==> flow/design.v <==
module clk_divider(
    input clk,
    input reset,
    output clk_d
);
    parameter 
		limit = 32'hbaa;  
	 reg [31:0] counter;
	 reg clk_buf;
	 assign clk_d = clk_buf;
    always @ (posedge clk) begin
      if (reset) begin
        counter = 32'h0;
        clk_buf <= 1'b0;
      end
      else begin
        counter = counter + 1;
        if(counter == (limit / 2) ) begin
            clk_buf <= !clk_buf;
            counter = 32'h0;
        end
      end
    end
endmodule
module sinewave_rom_do (
    input [4:0] address,
    output reg [3:0] data
);
    always @ (address) begin
        case (address)
            5'h0: data = 4'h8;
            5'h1: data = 4'h9;
            5'h2: data = 4'hA;
            5'h3: data = 4'hC;
            5'h4: data = 4'hD;
            5'h5: data = 4'hE;
            5'h6: data = 4'hE;
            5'h7: data = 4'hF;
            5'h8: data = 4'hF;
            5'h9: data = 4'hF;
            5'ha: data = 4'hE;
            5'hb: data = 4'hE;
            5'hc: data = 4'hD;
            5'hd: data = 4'hC;
            5'he: data = 4'hA;
            5'hf: data = 4'h9;
            5'h10: data = 4'h7;
            5'h11: data = 4'h6;
            5'h12: data = 4'h5;
            5'h13: data = 4'h3;
            5'h14: data = 4'h2;
            5'h15: data = 4'h1;
            5'h16: data = 4'h1;
            5'h17: data = 4'h0;
            5'h18: data = 4'h0;
            5'h19: data = 4'h0;
            5'h1a: data = 4'h1;
            5'h1b: data = 4'h1;
            5'h1c: data = 4'h2;
            5'h1d: data = 4'h3;
            5'h1e: data = 4'h5;
            5'h1f: data = 4'h6;
            default: data = 4'hX;
        endcase
    end
endmodule
`timescale 1ns / 1ps
module Paddle(
    input btn_left,
    input btn_right,
    input reset,
    input clk,
    input tick,
    output [9:0] pos
    );
	reg [9:0] position;
	assign pos = position;
	always @ (posedge clk) begin
		if(reset)begin
			position <= 10'd270;  
		end
		else if(tick) begin
		if(btn_left && position > 10)begin
			position <= position - 10;
		end
		else if (btn_right && position < 640 - 100 - 10)begin
			position <= position + 10;
		end
		end
	end
endmodule
`timescale 1ns / 1ps
module ball(
	input [9:0] paddle_x,
   	input reset,
   	input start,
   	input clk,
	input tick,
  	output [9:0] x_out,
   	output [9:0] y_out,
	output erase_enable,
	output [5:0] e_pos,
	output reg [2:0] play_sound1,
	output reg [1:0] active_data
   	);
	parameter
		SCREEN_W = 640,
		SCREEN_H = 480,
		BALL_SIZE = 7,
		BLOCK_SPACING_X = 10'd40,
		BLOCK_SPACING_Y = 10'd20,
		FIRST_ROW_Y = 10'd40,
		SECOND_ROW_Y = 10'd90,		
		THIRD_ROW_Y = 10'd140,
		FOURTH_ROW_Y = 10'd190,
		FIFTH_ROW_Y = 10'd240,
		BLOCK_WIDTH = 10'd80,
		BLOCK_HEIGHT = 10'd30;
	reg [9:0] ball_x;	
	reg [9:0] ball_y;
	reg signed [9:0] ball_dx;
	reg signed [9:0] ball_dy;
	reg [9:0] ball_x_q;
	reg [9:0] ball_y_q;
	reg erase_e_q;
	reg [5:0] erase_pos_q;
	reg [2:0] snd;
	reg [1:0] adata;
	assign x_out = ball_x_q;
	assign y_out = ball_y_q;
	reg erase_e;
	reg [5:0] erase_pos;
	reg [5:0] address;
	reg win;
	reg [1:0] active [24:0];
	reg [9:0] temp1;
	reg [9:0] temp2;
	reg [5:0] i;
	reg start_movement;
	assign e_pos = erase_pos_q;
	assign erase_enable = erase_e_q;
	always @ (posedge clk) begin
		ball_x = ball_x_q;
		ball_y = ball_y_q;
		erase_e = erase_e_q;
		erase_pos = erase_pos_q;
		snd = play_sound1;
		adata = active_data;
		if(reset)begin
			ball_x = 10'd270;
			ball_y = 10'd440 - BALL_SIZE;
			ball_dx = -10'd1;
			ball_dy = -10'd1;
			start_movement = 0;
			erase_e = 0;
			address = 6'd0;
			snd = 3'b000;
			for (i = 0; i < 20; i = i + 1) begin
				active[i] = 0;			
			end
		end
		else if(tick) begin
		erase_e = 0;
		if(start)
			start_movement = 1;
		if(!start_movement)begin
			ball_x = paddle_x + BALL_SIZE + 10'd40;
		end
		if(start_movement)begin
			if((ball_x) <= 0 || ball_x >= SCREEN_W - BALL_SIZE)  
			begin
				ball_dx = ball_dx * -1;
			end
			if(ball_y <= 1)  
			begin
				snd = 3'b001;
				ball_dy = ball_dy * -1;
			end
			if(ball_y > SCREEN_H - BALL_SIZE)  
			begin
				snd = 3'b100;
				ball_dy = 0;
			end	
			address = address + 10'd1;
			if(address >= 10'd10)
				address = 10'd0;
				if (address<5) begin
					temp1 = FIRST_ROW_Y;	
					temp2 = BLOCK_SPACING_X + (BLOCK_WIDTH + BLOCK_SPACING_X) *address;			
				end
				else if (address < 10) begin
					temp1 = SECOND_ROW_Y;
					temp2 = BLOCK_SPACING_X + (BLOCK_WIDTH + BLOCK_SPACING_X) *(address-5);
				end
				if(active[address] < 3) begin
					if(
						(ball_y >= temp1  && ball_y <= (temp1 + BLOCK_HEIGHT) )  && 
						(( (ball_x + BALL_SIZE) >= (temp2) && (ball_x - BALL_SIZE) <= temp2 ) 
							||	
							( (ball_x + BALL_SIZE) >= (temp2 + BLOCK_WIDTH) && (ball_x - BALL_SIZE) <= (temp2 + BLOCK_WIDTH) )
							)
					) begin
						erase_e = 1;
						erase_pos = address;
						ball_dx = ball_dx * -1;
						active[address] = active[address] + 1;
						snd = active[address];
						adata = active[address];
					end
					else if ( (ball_x >= temp2 && ball_x <= (temp2 + BLOCK_WIDTH)) && 
					(( (ball_y + BALL_SIZE) >= (temp1) && (ball_y - BALL_SIZE) <= temp1 ) || 
						( (ball_y + BALL_SIZE) >= (temp1 + BLOCK_HEIGHT) && (ball_y - BALL_SIZE) <= (temp1 + BLOCK_HEIGHT) )
					))
					begin
						erase_e = 1;
						erase_pos = address;
						ball_dy = ball_dy * -1;
						active[address] = active[address] + 1;
						snd = active[address];
						adata = active[address];
					end
				end
				if (address<5) begin
					temp1 = THIRD_ROW_Y;	
					temp2 = BLOCK_SPACING_X + (BLOCK_WIDTH + BLOCK_SPACING_X) *(address);			
				end
				else if (address < 10) begin
					temp1 = FOURTH_ROW_Y;
					temp2 = BLOCK_SPACING_X + (BLOCK_WIDTH + BLOCK_SPACING_X) *(address-5);
				end
				if(active[address + 10'd10] < 3) begin
					if(
						(ball_y >= temp1  && ball_y <= (temp1 + BLOCK_HEIGHT) )  && 
						(( (ball_x + BALL_SIZE) >= (temp2) && (ball_x - BALL_SIZE) <= temp2 ) 
							||	
							( (ball_x + BALL_SIZE) >= (temp2 + BLOCK_WIDTH) && (ball_x - BALL_SIZE) <= (temp2 + BLOCK_WIDTH) )
							)
					) begin
						erase_e = 1;
						erase_pos = address + 10'd10;
						ball_dx = ball_dx * -1;
						active[address + 10'd10] = active[address + 10'd10] + 1;
						snd = active[address + 10'd10];
						adata = active[address + 10'd10];
					end
					else if ( (ball_x >= temp2 && ball_x <= (temp2 + BLOCK_WIDTH)) && 
					(( (ball_y + BALL_SIZE) >= (temp1) && (ball_y - BALL_SIZE) <= temp1 ) || 
						( (ball_y + BALL_SIZE) >= (temp1 + BLOCK_HEIGHT) && (ball_y - BALL_SIZE) <= (temp1 + BLOCK_HEIGHT) )
					))
					begin
						erase_e = 1;
						erase_pos = address + 10'd10;
						ball_dy = ball_dy * -1;
						active[address + 10'd10] = active[address + 10'd10] + 1;
						snd = active[address + 10'd10];
						adata = active[address + 10'd10];
					end
				end
			win = 1;
			for (i = 0; i < 20; i = i + 1) begin
					if (active[i] < 3)
						win = 0;
			end
			if( ball_dy > 0 && (ball_x > paddle_x && ball_x < (paddle_x + 100)) && ( ( (ball_y + BALL_SIZE) >= 10'd439 && (ball_y - BALL_SIZE) < 10'd440) ) )  
			begin
				ball_dy = ball_dy * -1;
				snd = 3'b100;
				if ((ball_x < paddle_x + 25 || ball_x > paddle_x + 75) && (ball_dx == 1 || ball_dx == -1)) begin
					ball_dx = ball_dx * 2;
				end
				else if (ball_dx == 2) begin
					ball_dx = 1;
				end
				else if (ball_dx == -2) begin
					ball_dx = -1;
				end
			end
			if (win) begin
				ball_dx = 10'd0;
				ball_dy = 10'd0;
			end
			ball_x = ball_x + ball_dx;
			ball_y = ball_y + ball_dy;
		end
		end
		ball_x_q <= ball_x;
		ball_y_q <= ball_y;
		erase_e_q <= erase_e;
		erase_pos_q <= erase_pos;
		play_sound1 <= snd;
		active_data <= adata;
	end
endmodule
`timescale 1ns / 1ps
module VGA(
   input clk,
   output reg [5:0] RGB,
   output reg hsync,
   output reg vsync,
	output [9:0] hor_count,
	output [9:0] ver_count,
	input [2:0] rgb_in,
	input [9:0] paddle_pos,
	input [9:0] ball_x,
	input [9:0] ball_y,
	input reset,
	input active_write_enable,
	input [5:0] active_position,
	input [1:0] active_data
);
	parameter
		BALL_SIZE = 7,
		BLOCK_SPACING_X = 10'd40,
		BLOCK_WIDTH = 10'd80,
		BLOCK_HEIGHT = 10'd30,
		FIRST_ROW_Y = 10'd40,
		SECOND_ROW_Y = 10'd90,		
		THIRD_ROW_Y = 10'd140,
		FOURTH_ROW_Y = 10'd190,
		FIFTH_ROW_Y = 10'd240;
	reg [9:0] hcount;
	reg [9:0] vcount;
	assign hor_count = hcount;
	assign ver_count = vcount;
	reg [9:0] data_x [19:0];
	reg [9:0] data_y [19:0];
	reg [2:0] active [19:0];
	reg [4:0] i;
	reg [4:0] j;
	reg [5:0] block_colors [24:0];
	always @ (posedge clk) begin
		if(active_write_enable)
			active[active_position] <= active_data;
		if (reset) begin
			for (i = 0; i < 20; i = i + 1) begin
				if(i < 5) begin
					data_x[i] <= BLOCK_SPACING_X + (BLOCK_SPACING_X + BLOCK_WIDTH) * i;
					data_y[i] <= FIRST_ROW_Y;
					block_colors[i] <= 6'b001001;
					active[i] <= 0;
				end
				else if (i < 10) begin
					data_x[i] <= BLOCK_SPACING_X + ((BLOCK_SPACING_X + BLOCK_WIDTH) * (i-5));
					data_y[i] <= SECOND_ROW_Y;					
					block_colors[i] <= 6'b110101;
					active[i] <= 0;
				end
				else if (i < 15) begin
					data_x[i] <= BLOCK_SPACING_X + ((BLOCK_SPACING_X + BLOCK_WIDTH) * (i-10));
					data_y[i] <= THIRD_ROW_Y;					
					block_colors[i] <= 6'b011111;
					active[i] <= 0;
				end
				else if (i < 20) begin
					data_x[i] <= BLOCK_SPACING_X + ((BLOCK_SPACING_X + BLOCK_WIDTH) * (i-15));
					data_y[i] <= FOURTH_ROW_Y;					
					block_colors[i] <= 6'b100101;
					active[i] <= 0;
				end
				else if (i < 25) begin
					data_x[i] <= BLOCK_SPACING_X + ((BLOCK_SPACING_X + BLOCK_WIDTH) * (i-20));
					data_y[i] <= FIFTH_ROW_Y;					
					block_colors[i] <= 6'b000010;
					active[i] <= 0;
				end
			end
		end
	end
    always @ ( posedge clk)
    begin 
      if (reset) begin
        hcount = 0;
        vcount = 0;
        hsync = 1;
        vsync = 1;
        RGB = 6'b000;
      end
      else begin
      if (hcount == 799) begin
            hcount = 0;
            if (vcount == 524) begin
                vcount = 0;
				end
            else begin
                vcount = vcount + 1;
            end
			end
        else begin
            hcount = hcount + 1;
        end
        if (vcount >= 490 && vcount < 492) begin
            vsync = 0;
        end
        else begin
            vsync = 1;
        end
        if (hcount >= 656 && hcount < 752) begin
            hsync = 0;
        end
        else begin
            hsync = 1;
        end
        if (hcount < 640 && vcount < 480) begin
            RGB = 6'b000; 
        		if(vcount >= ball_y && vcount <= (ball_y + BALL_SIZE) 
        			&& hcount >= ball_x && hcount <= (ball_x + BALL_SIZE) )
        			RGB = 6'b111000; 
				if(vcount > 440 && vcount < 450 && 
					hcount > paddle_pos && hcount < paddle_pos + 100)begin 
					RGB = 6'b100001; 
				end
				else begin
				for (j = 0; j < 20; j = j + 1) begin
						if(active[j] != 2'b11 && (vcount >= data_y[j] && vcount <= (data_y[j] + BLOCK_HEIGHT)) 
							&& hcount >= data_x[j] && hcount <= (data_x[j] + BLOCK_WIDTH))
						begin
							RGB = block_colors[j] + active[j] + 6'b000001;
						end
				end
				end
        end
        else begin
            RGB = 6'b000;
        end
      end
    end
endmodule
`timescale 1ns / 1ps
module breakout(
		input clk,
		input reset_button,
		input start_button,
		input left_button,
		input right_button,
		input ball_tick,
		input paddle_tick,
		output [5:0] RGB,
		output hsync,
		output vsync,
		output [3:0] tono
    );
	wire [5:0] rgb;
	wire hs;
	wire vs;
	wire [9:0] hcount; 
	wire [9:0] vcount;
	wire [9:0] paddle_pos;
	wire [9:0] ball_x;
	wire [9:0] ball_y;
	wire erase_enable;
	wire [5:0] erase_pos;	
	Paddle pd(left_button, right_button, reset_button, clk, paddle_tick, paddle_pos);
	wire [2:0] data;
	wire [2:0] play_sound1;
	wire [1:0] active_data;
	ball bola(paddle_pos, reset_button, start_button, clk, ball_tick, ball_x, ball_y, erase_enable, erase_pos, play_sound1, active_data);
	assign data = 3'b000;
	VGA vga(clk, rgb, hs, vs, hcount, vcount, data, paddle_pos, ball_x, ball_y, reset_button, erase_enable, erase_pos, active_data);
	assign RGB = rgb;
	assign hsync = hs;
	assign vsync = vs;
	wire clk_out_do;
	wire clk_out_re;
	wire clk_out_mi;
	wire clk_out_sol;
	clk_divider #(.limit(32'hBAA)) clk_do (
			.clk(clk),
			.reset(reset_button),
			.clk_d(clk_out_do)
	);
	clk_divider #(.limit(32'hA64)) clk_re (
			.clk(clk),
			.reset(reset_button),
			.clk_d(clk_out_re)
	);
	clk_divider #(.limit(32'h941)) clk_mi (
			.clk(clk),
			.reset(reset_button),
			.clk_d(clk_out_mi)
	);
	clk_divider #(.limit(32'h7C9)) clk_sol ( 
			.clk(clk),
			.reset(reset_button),
			.clk_d(clk_out_sol)
	);
	reg [4:0] address_audio;
	reg temp;
	reg temp_prev;
	sinewave_rom_do rom_tono(address_audio, tono);
	always @(posedge clk) 
	begin
		if (reset_button)
			address_audio <= 5'd0;
		else if (temp && !temp_prev)
			address_audio <= address_audio + 1;
	end	
	always @ (posedge clk) begin
		if (reset_button) begin
			temp <= 0;
			temp_prev <= 0;
		end
		else begin
			temp_prev <= temp;
			case(play_sound1)
				3'b001: temp <= clk_out_do;
				3'b010: temp <= clk_out_re;
				3'b011: temp <= clk_out_mi;
				3'b100: temp <= clk_out_sol;
				default: temp <= 0;
			endcase
		end
	end
endmodule
Tool chain data of breakout
What the tools print for breakout, step after step. Line numbers count from 1 in the design file above. Library cell names are shortened. A cell with - has no value.

Design top: breakout. Clock input: clk. Cell library: sky130hd. Corner: tt_025C_1v80.

Word-level counts
Source: Yosys, flattened and elaborated. Widths are those after wreduce. Print and check cells do not count. Memory sizes are those after Yosys's memory passes, which may raise the word count (mostly to a power of two), join words into wider ones and drop unused or constant bits.

For add/subtract/negate cells the number is 85. Under $mul stands 2. Under divide/modulo/power cells stands 0. Under magnitude comparators stands 94. Under eq/ne operators stands 82. For shift operators the number is 0. Mux-type cells: 511. The entry for bitwise gates (word level) reads 2. The entry for reductions and logical operators reads 121.

Operators by type and width (count): 10-bit two-way mux (75); 2-bit two-way mux (344); 2-bit case mux with 25-bit select (6); 6-bit two-way mux (35); 32-bit by 1-bit adder with 32-bit output with constant B (4); 32-bit by 10-bit greater-or-equal comparator with 1-bit output (4); 32-bit by 10-bit less-or-equal comparator with 1-bit output (4); 32-bit greater-or-equal comparator (4); 32-bit less-or-equal comparator (4); 4-bit by 32-bit multiplier with 7-bit output with constant A (1); 6-bit by 1-bit adder with 6-bit output with constant B (21); 1-bit logical AND (97); 10-bit by 32-bit < comparator with 1-bit output (3); 32-bit by 11-bit equality test with 1-bit output with constant B (3); 5-bit equality test with constant B (18); 5-bit by 4-bit equality test with 1-bit output with constant B (16); 10-bit negator (7); 10-bit by 32-bit less-or-equal comparator with 1-bit output (2); 10-bit greater-or-equal comparator (6); 3-bit by 2-bit inequality test with 1-bit output with constant B (20); 6-bit by 3-bit adder with 6-bit output with constant A (10); 10-bit by 7-bit adder with 11-bit output with constant B (4); 2-bit < comparator with constant B (22); 10-bit less-or-equal comparator (4); 5-bit by 3-bit equality test with 1-bit output with constant B (8); 1-bit two-way mux (37); 10-bit by 3-bit adder with 11-bit output with constant B (3); 10-bit by 5-bit adder with 11-bit output with constant B (3).

Other operator kinds: 61; their cells: 132.

The entry for flip-flop bits (word level) reads 306. Under bits in latches stands 0. Under bits in writable memories stands 96. Bits in read-only memories: 128. Memory cells: 2. Under bits of input ports stands 7.

Memories: (no name shown) (depth 32, bits a word 4, RTL line 30) `case (address)`; vga.active (depth 32, bits a word 3, RTL line 327) `reg [2:0] active [19:0];`.

Depth
Yosys ltp: most cells in a row. Word level: on the elaborated netlist, between registers, memories and ports. Mapped: between sequential cells and ports; inverters and the memories' decode and read muxes count.

The entry for depth after elaboration reads 76. The figure for ABC_AREA is 0. Mapped depth: 74. The figure for depth with buffers taken out is 68.

Synthesis result
Yosys stat after the flow's synthesis: flattened, memories mapped to cells. It holds for the ABC_AREA given above (unset counts as 0); a run with the other value may have another netlist. The area totals of this step are shown rounded.

Cell types: dfxtp_1 (count 319, area in all 6.39E+03 sq um); ha_1 (count 387, area in all 4.84E+03 sq um); nor2_1 (count 512, area in all 1.92E+03 sq um); xnor2_1 (count 190, area in all 1.66E+03 sq um); nand2_1 (count 421, area in all 1.58E+03 sq um); a21oi_1 (count 308, area in all 1.54E+03 sq um); xor2_1 (count 125, area in all 1094.8 sq um); nand3_1 (count 188, area in all 940.902 sq um); o21ai_0 (count 187, area in all 935.898 sq um); edfxtp_1 (count 27, area in all 810.778 sq um); inv_1 (count 167, area in all 626.851 sq um); nor3_1 (count 125, area in all 625.6 sq um); clkbuf_1 (count 148, area in all 555.533 sq um); o21a_1 (count 59, area in all 442.925 sq um); nand4_1 (count 68, area in all 425.408 sq um); a211oi_1 (count 54, area in all 405.389 sq um); o211ai_1 (count 54, area in all 405.389 sq um); a31oi_1 (count 64, area in all 400.384 sq um).

Other cell types: 99; their cells: 887.

The figure for cells in the netlist is 4290. Under cell area after synthesis stands 0.03276 sq mm. The entry for sequential part of the area reads 0.007197 sq mm. Under mapped flip-flops stands 346. Under buffers stands 185.

By module: a second synthesis without flattening, with its own total; a netlist apart from the flattened one above.

The entry for cells (unflattened synthesis) reads 4635. Area (unflattened synthesis): 0.03563 sq mm.

Each row is one instance without its submodules.

Modules: ball (times used 1, cells 2653, area 0.0198 sq mm); VGA (times used 1, cells 855, area 0.00639 sq mm); clk_divider #(limit=1993) (times used 1, cells 241, area 0.00214 sq mm); clk_divider #(limit=2660) (times used 1, cells 262, area 0.002136 sq mm); clk_divider #(limit=2986) (times used 1, cells 245, area 0.001994 sq mm); clk_divider #(limit=2369) (times used 1, cells 238, area 0.001909 sq mm); Paddle (times used 1, cells 85, area 0.0007445 sq mm); breakout (times used 1, cells 34, area 0.0003291 sq mm); sinewave_rom_do (times used 1, cells 22, area 0.0001864 sq mm).

Worst setup path after synthesis
Source: OpenSTA report_checks on the synthesized netlist (no wires, ideal clock, input and output delay 20% of the period each), path of least setup slack; recovery checks are left aside. Register names are those of the netlist, which keeps one name where synthesis merged equal registers.

Path kind: in2reg. Start point: input port start_button. End point: register bola.ball_x_q[9]. The entry for clock period reads 40000 ps. Input delay: 8000 ps. Library setup time: 78 ps. Time at the first pin: 8000 ps. Data arrival time: 18171 ps. The entry for path slack reads 21752 ps. Delay of the path: 10249 ps. The figure for stages on the path is 55. The entry for buffers on the path reads 7. Under period reached after synthesis stands 18248 ps.

"delay of the path" is the arrival time less input delay plus setup time. "stages on the path": output pins that drive a net of the path, with the launching flip-flop's if there is one; two outputs of one cell count as two. "period reached after synthesis" is the clock period less the worst setup slack; recovery checks do not enter. This is arithmetic on one report: input and output delays are still those of the set period (20% each). The rows between start and end are the longest chain of elaborated cells between them; the timing report does not say that the signal goes this way. Where chains are equally long, one stands for them. Each line given opens the expression or statement behind the cell; cells for indexed reads and writes are added by Yosys, which also makes memories of some case tables.

Cells stage by stage: or2_2 -> clkbuf_1 -> clkbuf_1 -> a21oi_1 -> inv_1 -> ha_1 -> inv_1 -> o21ai_0 -> a21oi_1 -> xor2_1 -> ha_1 -> a211oi_1 -> a21oi_1 -> o21a_1 -> nor3_1 -> a31oi_1 -> nor3_1 -> nor2_1 -> [19 not listed] -> nand4_1 -> or4b_4 -> a211oi_4 -> nor2_1 -> nor2_1 -> ha_1 -> a21o_1 -> a21o_1 -> a21o_1 -> a21oi_1 -> nor2b_1 -> o21a_1 -> o21ai_0 -> nand2b_1 -> a21oi_1 -> nor3_1 -> mux2_2 -> nor3_1. Cells in the longest elaborated chain: 76.

RTL lines, path after synthesis: start, declared (RTL line 432) `input start_button,`; 1-bit two-way mux (RTL line 164) `if(start)`; 1-bit two-way mux (RTL line 162) `else if(tick) begin`; 1-bit two-way mux (RTL line 149) `if(reset)begin`; 6-bit two-way mux (RTL line 169) `if(start_movement)begin`; 6-bit two-way mux (RTL line 162); 6-bit two-way mux (RTL line 149); 6-bit by 3-bit subtractor with 7-bit output (RTL line 193) `temp2 = BLOCK_SPACING_X + (BLOCK_WIDTH + BLOCK_SPACING_X) *(address-5);`; [62 not listed]; 1-bit two-way mux (RTL line 149); 10-bit two-way mux (RTL line 278) `if (win) begin`; 10-bit two-way mux (RTL line 169); 10-bit two-way mux (RTL line 162); 10-bit two-way mux (RTL line 149); 10-bit adder (RTL line 282) `ball_x = ball_x + ball_dx;`; 10-bit two-way mux (RTL line 169); end, assigned (RTL line 286) `ball_x_q <= ball_x;`; end, declared (RTL line 123) `reg [9:0] ball_x_q;`.

Path in the finished layout
From the final timing report of flow run 1: the path of least setup slack in the routed layout; clock arrival at registers is part of the times. The report prints the path's times to 10 ps; the period is as set.

Path kind: reg2reg. Start point: register bola.address[1]. End point: register bola.ball_x_q[9]. The entry for clock period reads 12400 ps. Library setup time: 120 ps. Time at the first pin: 650 ps. Data arrival time: 13960 ps. The entry for path slack reads -1030 ps. The figure for stages on the path is 73. The entry for buffers on the path reads 8.

The rows between start and end are the longest chain of elaborated cells between them; the timing report does not say that the signal goes this way. Where chains are equally long, one stands for them. At most two assigning lines are given for a register; there are more.

Cells stage by stage: dfxtp_4 -> ha_4 -> or3_4 -> a21oi_4 -> buf_4 -> buf_4 -> o21ai_4 -> inv_2 -> ha_1 -> nor2b_4 -> nor4_4 -> mux2i_1 -> a2bb2oi_2 -> xor2_1 -> ha_1 -> inv_2 -> fa_1 -> inv_2 -> [37 not listed] -> or4b_4 -> a211oi_4 -> nor2_1 -> nor2_2 -> ha_1 -> a21o_1 -> a21o_1 -> a21o_1 -> a21oi_2 -> nor2b_1 -> o21a_1 -> o21ai_2 -> nand2b_1 -> a21oi_2 -> buf_4 -> nand3b_1 -> mux2i_1 -> nor3_2. Cells in the longest elaborated chain: 76.

RTL lines, path post-layout: start, declared (RTL line 133) `reg [5:0] address;`; start, assigned (RTL line 156) `address = 6'd0;`; start, assigned (RTL line 184) `address = address + 10'd1;`; 6-bit by 1-bit adder with 6-bit output (RTL line 184); 6-bit by 4-bit greater-or-equal comparator with 1-bit output (RTL line 185) `if(address >= 10'd10)`; 6-bit two-way mux (RTL line 185); 6-bit two-way mux (RTL line 169) `if(start_movement)begin`; 6-bit two-way mux (RTL line 162) `else if(tick) begin`; 6-bit two-way mux (RTL line 149) `if(reset)begin`; 6-bit by 3-bit subtractor with 7-bit output (RTL line 193) `temp2 = BLOCK_SPACING_X + (BLOCK_WIDTH + BLOCK_SPACING_X) *(address-5);`; [62 not listed]; 1-bit two-way mux (RTL line 149); 10-bit two-way mux (RTL line 278) `if (win) begin`; 10-bit two-way mux (RTL line 169); 10-bit two-way mux (RTL line 162); 10-bit two-way mux (RTL line 149); 10-bit adder (RTL line 282) `ball_x = ball_x + ball_dx;`; 10-bit two-way mux (RTL line 169); end, assigned (RTL line 286) `ball_x_q <= ball_x;`; end, declared (RTL line 123) `reg [9:0] ball_x_q;`.

Below are 5 stored runs of the flow (Yosys, OpenROAD; platform sky130hd) on breakout, each with its settings and what was measured, unordered. Constraints: input delay and output delay 20% of the set period each, output load 0.01 pF. "clock period reached" means the clock period less the worst setup slack. The figure is calculated, with input and output delays left at 20% of the set period. "allowed time less slack (worst setup path)" = time allowed to the worst setup path (clock period - input delay - output delay, where it has them) - its slack; a late launch clock adds to it, a late capture clock takes from it. "total power of the final layout" rests on the timing tool's default activity at the inputs, not on a simulated workload. "allowed time less slack (worst setup path)" is known to 10 ps. Results are given in rounded form.

Flow run 1 has these settings: CELL_PAD_IN_SITES_DETAIL_PLACEMENT 1; CELL_PAD_IN_SITES_GLOBAL_PLACEMENT 0; CORE_ASPECT_RATIO 0.97; CORE_MARGIN 7; CORE_UTILIZATION 43; CTS_CLUSTER_DIAMETER 37; GPL_ROUTABILITY_DRIVEN 1; HOLD_SLACK_MARGIN 0.15; PLACE_DENSITY_LB_ADDON 0.22; TNS_END_PERCENT 70; period_ns 12.4; CAP_MARGIN 20; SLEW_MARGIN 20. The standard-cell area after layout stands at 0.04114 sq mm. The total power of the final layout comes to 0.01023 W. The clock period reached reads 13432 ps. The utilization of the finished layout reads 0.546. The allowed time less slack (worst setup path) reads 13430 ps. Critical path type: reg2reg. For the worst setup slack after layout the run shows -1032 ps. The post-synthesis cell area is 0.03276 sq mm. The worst hold slack comes to 450 ps. For the total negative slack the run shows -7311 ps. The total die area reads 0.08411 sq mm.

Flow run 2 has these settings: CAP_MARGIN 25; CELL_PAD_IN_SITES_DETAIL_PLACEMENT 0; CORE_UTILIZATION 15; CTS_CLUSTER_DIAMETER 242; CTS_CLUSTER_SIZE 79; GPL_ROUTABILITY_DRIVEN 0; PLACE_DENSITY 0.44; SETUP_SLACK_MARGIN 4.25; SLEW_MARGIN 30; TNS_END_PERCENT 70; period_ns 24.6; CORE_MARGIN 2. The standard-cell area after layout stands at 0.03661 sq mm. The total power of the final layout comes to 0.003171 W. The clock period reached reads 18331 ps. The utilization of the finished layout reads 0.169. The allowed time less slack (worst setup path) reads 18330 ps. Critical path type: reg2reg. For the worst setup slack after layout the run shows 6269 ps. The post-synthesis cell area is 0.03276 sq mm. The worst hold slack comes to 467 ps. For the total negative slack the run shows 0 ps. The total die area reads 0.2221 sq mm.

Flow run 3 has these settings: CELL_PAD_IN_SITES_DETAIL_PLACEMENT 1; CELL_PAD_IN_SITES_GLOBAL_PLACEMENT 0; CORE_ASPECT_RATIO 1.39; CORE_MARGIN 2; CORE_UTILIZATION 43; CTS_CLUSTER_DIAMETER 37; CTS_CLUSTER_SIZE 21; GPL_ROUTABILITY_DRIVEN 0; GPL_TIMING_DRIVEN 0; HOLD_SLACK_MARGIN 0.08; MAX_ROUTING_LAYER met4; MIN_ROUTING_LAYER met1; PLACE_DENSITY_LB_ADDON 0.19; TNS_END_PERCENT 70; period_ns 29.9; CAP_MARGIN 20; SLEW_MARGIN 20. The standard-cell area after layout stands at 0.03681 sq mm. The total power of the final layout comes to 0.00329 W. The clock period reached reads 21731 ps. The utilization of the finished layout reads 0.487. The allowed time less slack (worst setup path) reads 15750 ps. Critical path type: in2reg. For the worst setup slack after layout the run shows 8169 ps. The post-synthesis cell area is 0.03276 sq mm. The worst hold slack comes to 464 ps. For the total negative slack the run shows 0 ps. The total die area reads 0.07844 sq mm.

Flow run 4 has these settings: CORE_MARGIN 4; CORE_UTILIZATION 40; CTS_CLUSTER_SIZE 72; GPL_ROUTABILITY_DRIVEN 0; SETUP_SLACK_MARGIN 1.11; period_ns 14.9; CAP_MARGIN 20; SLEW_MARGIN 20. The standard-cell area after layout stands at 0.03717 sq mm. The total power of the final layout comes to 0.006255 W. The clock period reached reads 13233 ps. The utilization of the finished layout reads 0.46. The allowed time less slack (worst setup path) reads 13230 ps. Critical path type: reg2reg. For the worst setup slack after layout the run shows 1667 ps. The post-synthesis cell area is 0.03276 sq mm. The worst hold slack comes to 449 ps. For the total negative slack the run shows 0 ps. The total die area reads 0.08654 sq mm.

Flow run 5 has these settings: CORE_MARGIN 3; CORE_UTILIZATION 40; CTS_CLUSTER_SIZE 72; GPL_ROUTABILITY_DRIVEN 0; SETUP_SLACK_MARGIN 1.11; period_ns 40.0; CAP_MARGIN 20; SLEW_MARGIN 20. The standard-cell area after layout stands at 0.03522 sq mm. The total power of the final layout comes to 0.002103 W. The clock period reached reads 21375 ps. The utilization of the finished layout reads 0.436. The allowed time less slack (worst setup path) reads 13380 ps. Critical path type: in2reg. For the worst setup slack after layout the run shows 18620 ps. The post-synthesis cell area is 0.03276 sq mm. The worst hold slack comes to 445 ps. For the total negative slack the run shows 0 ps. The total die area reads 0.08537 sq mm.
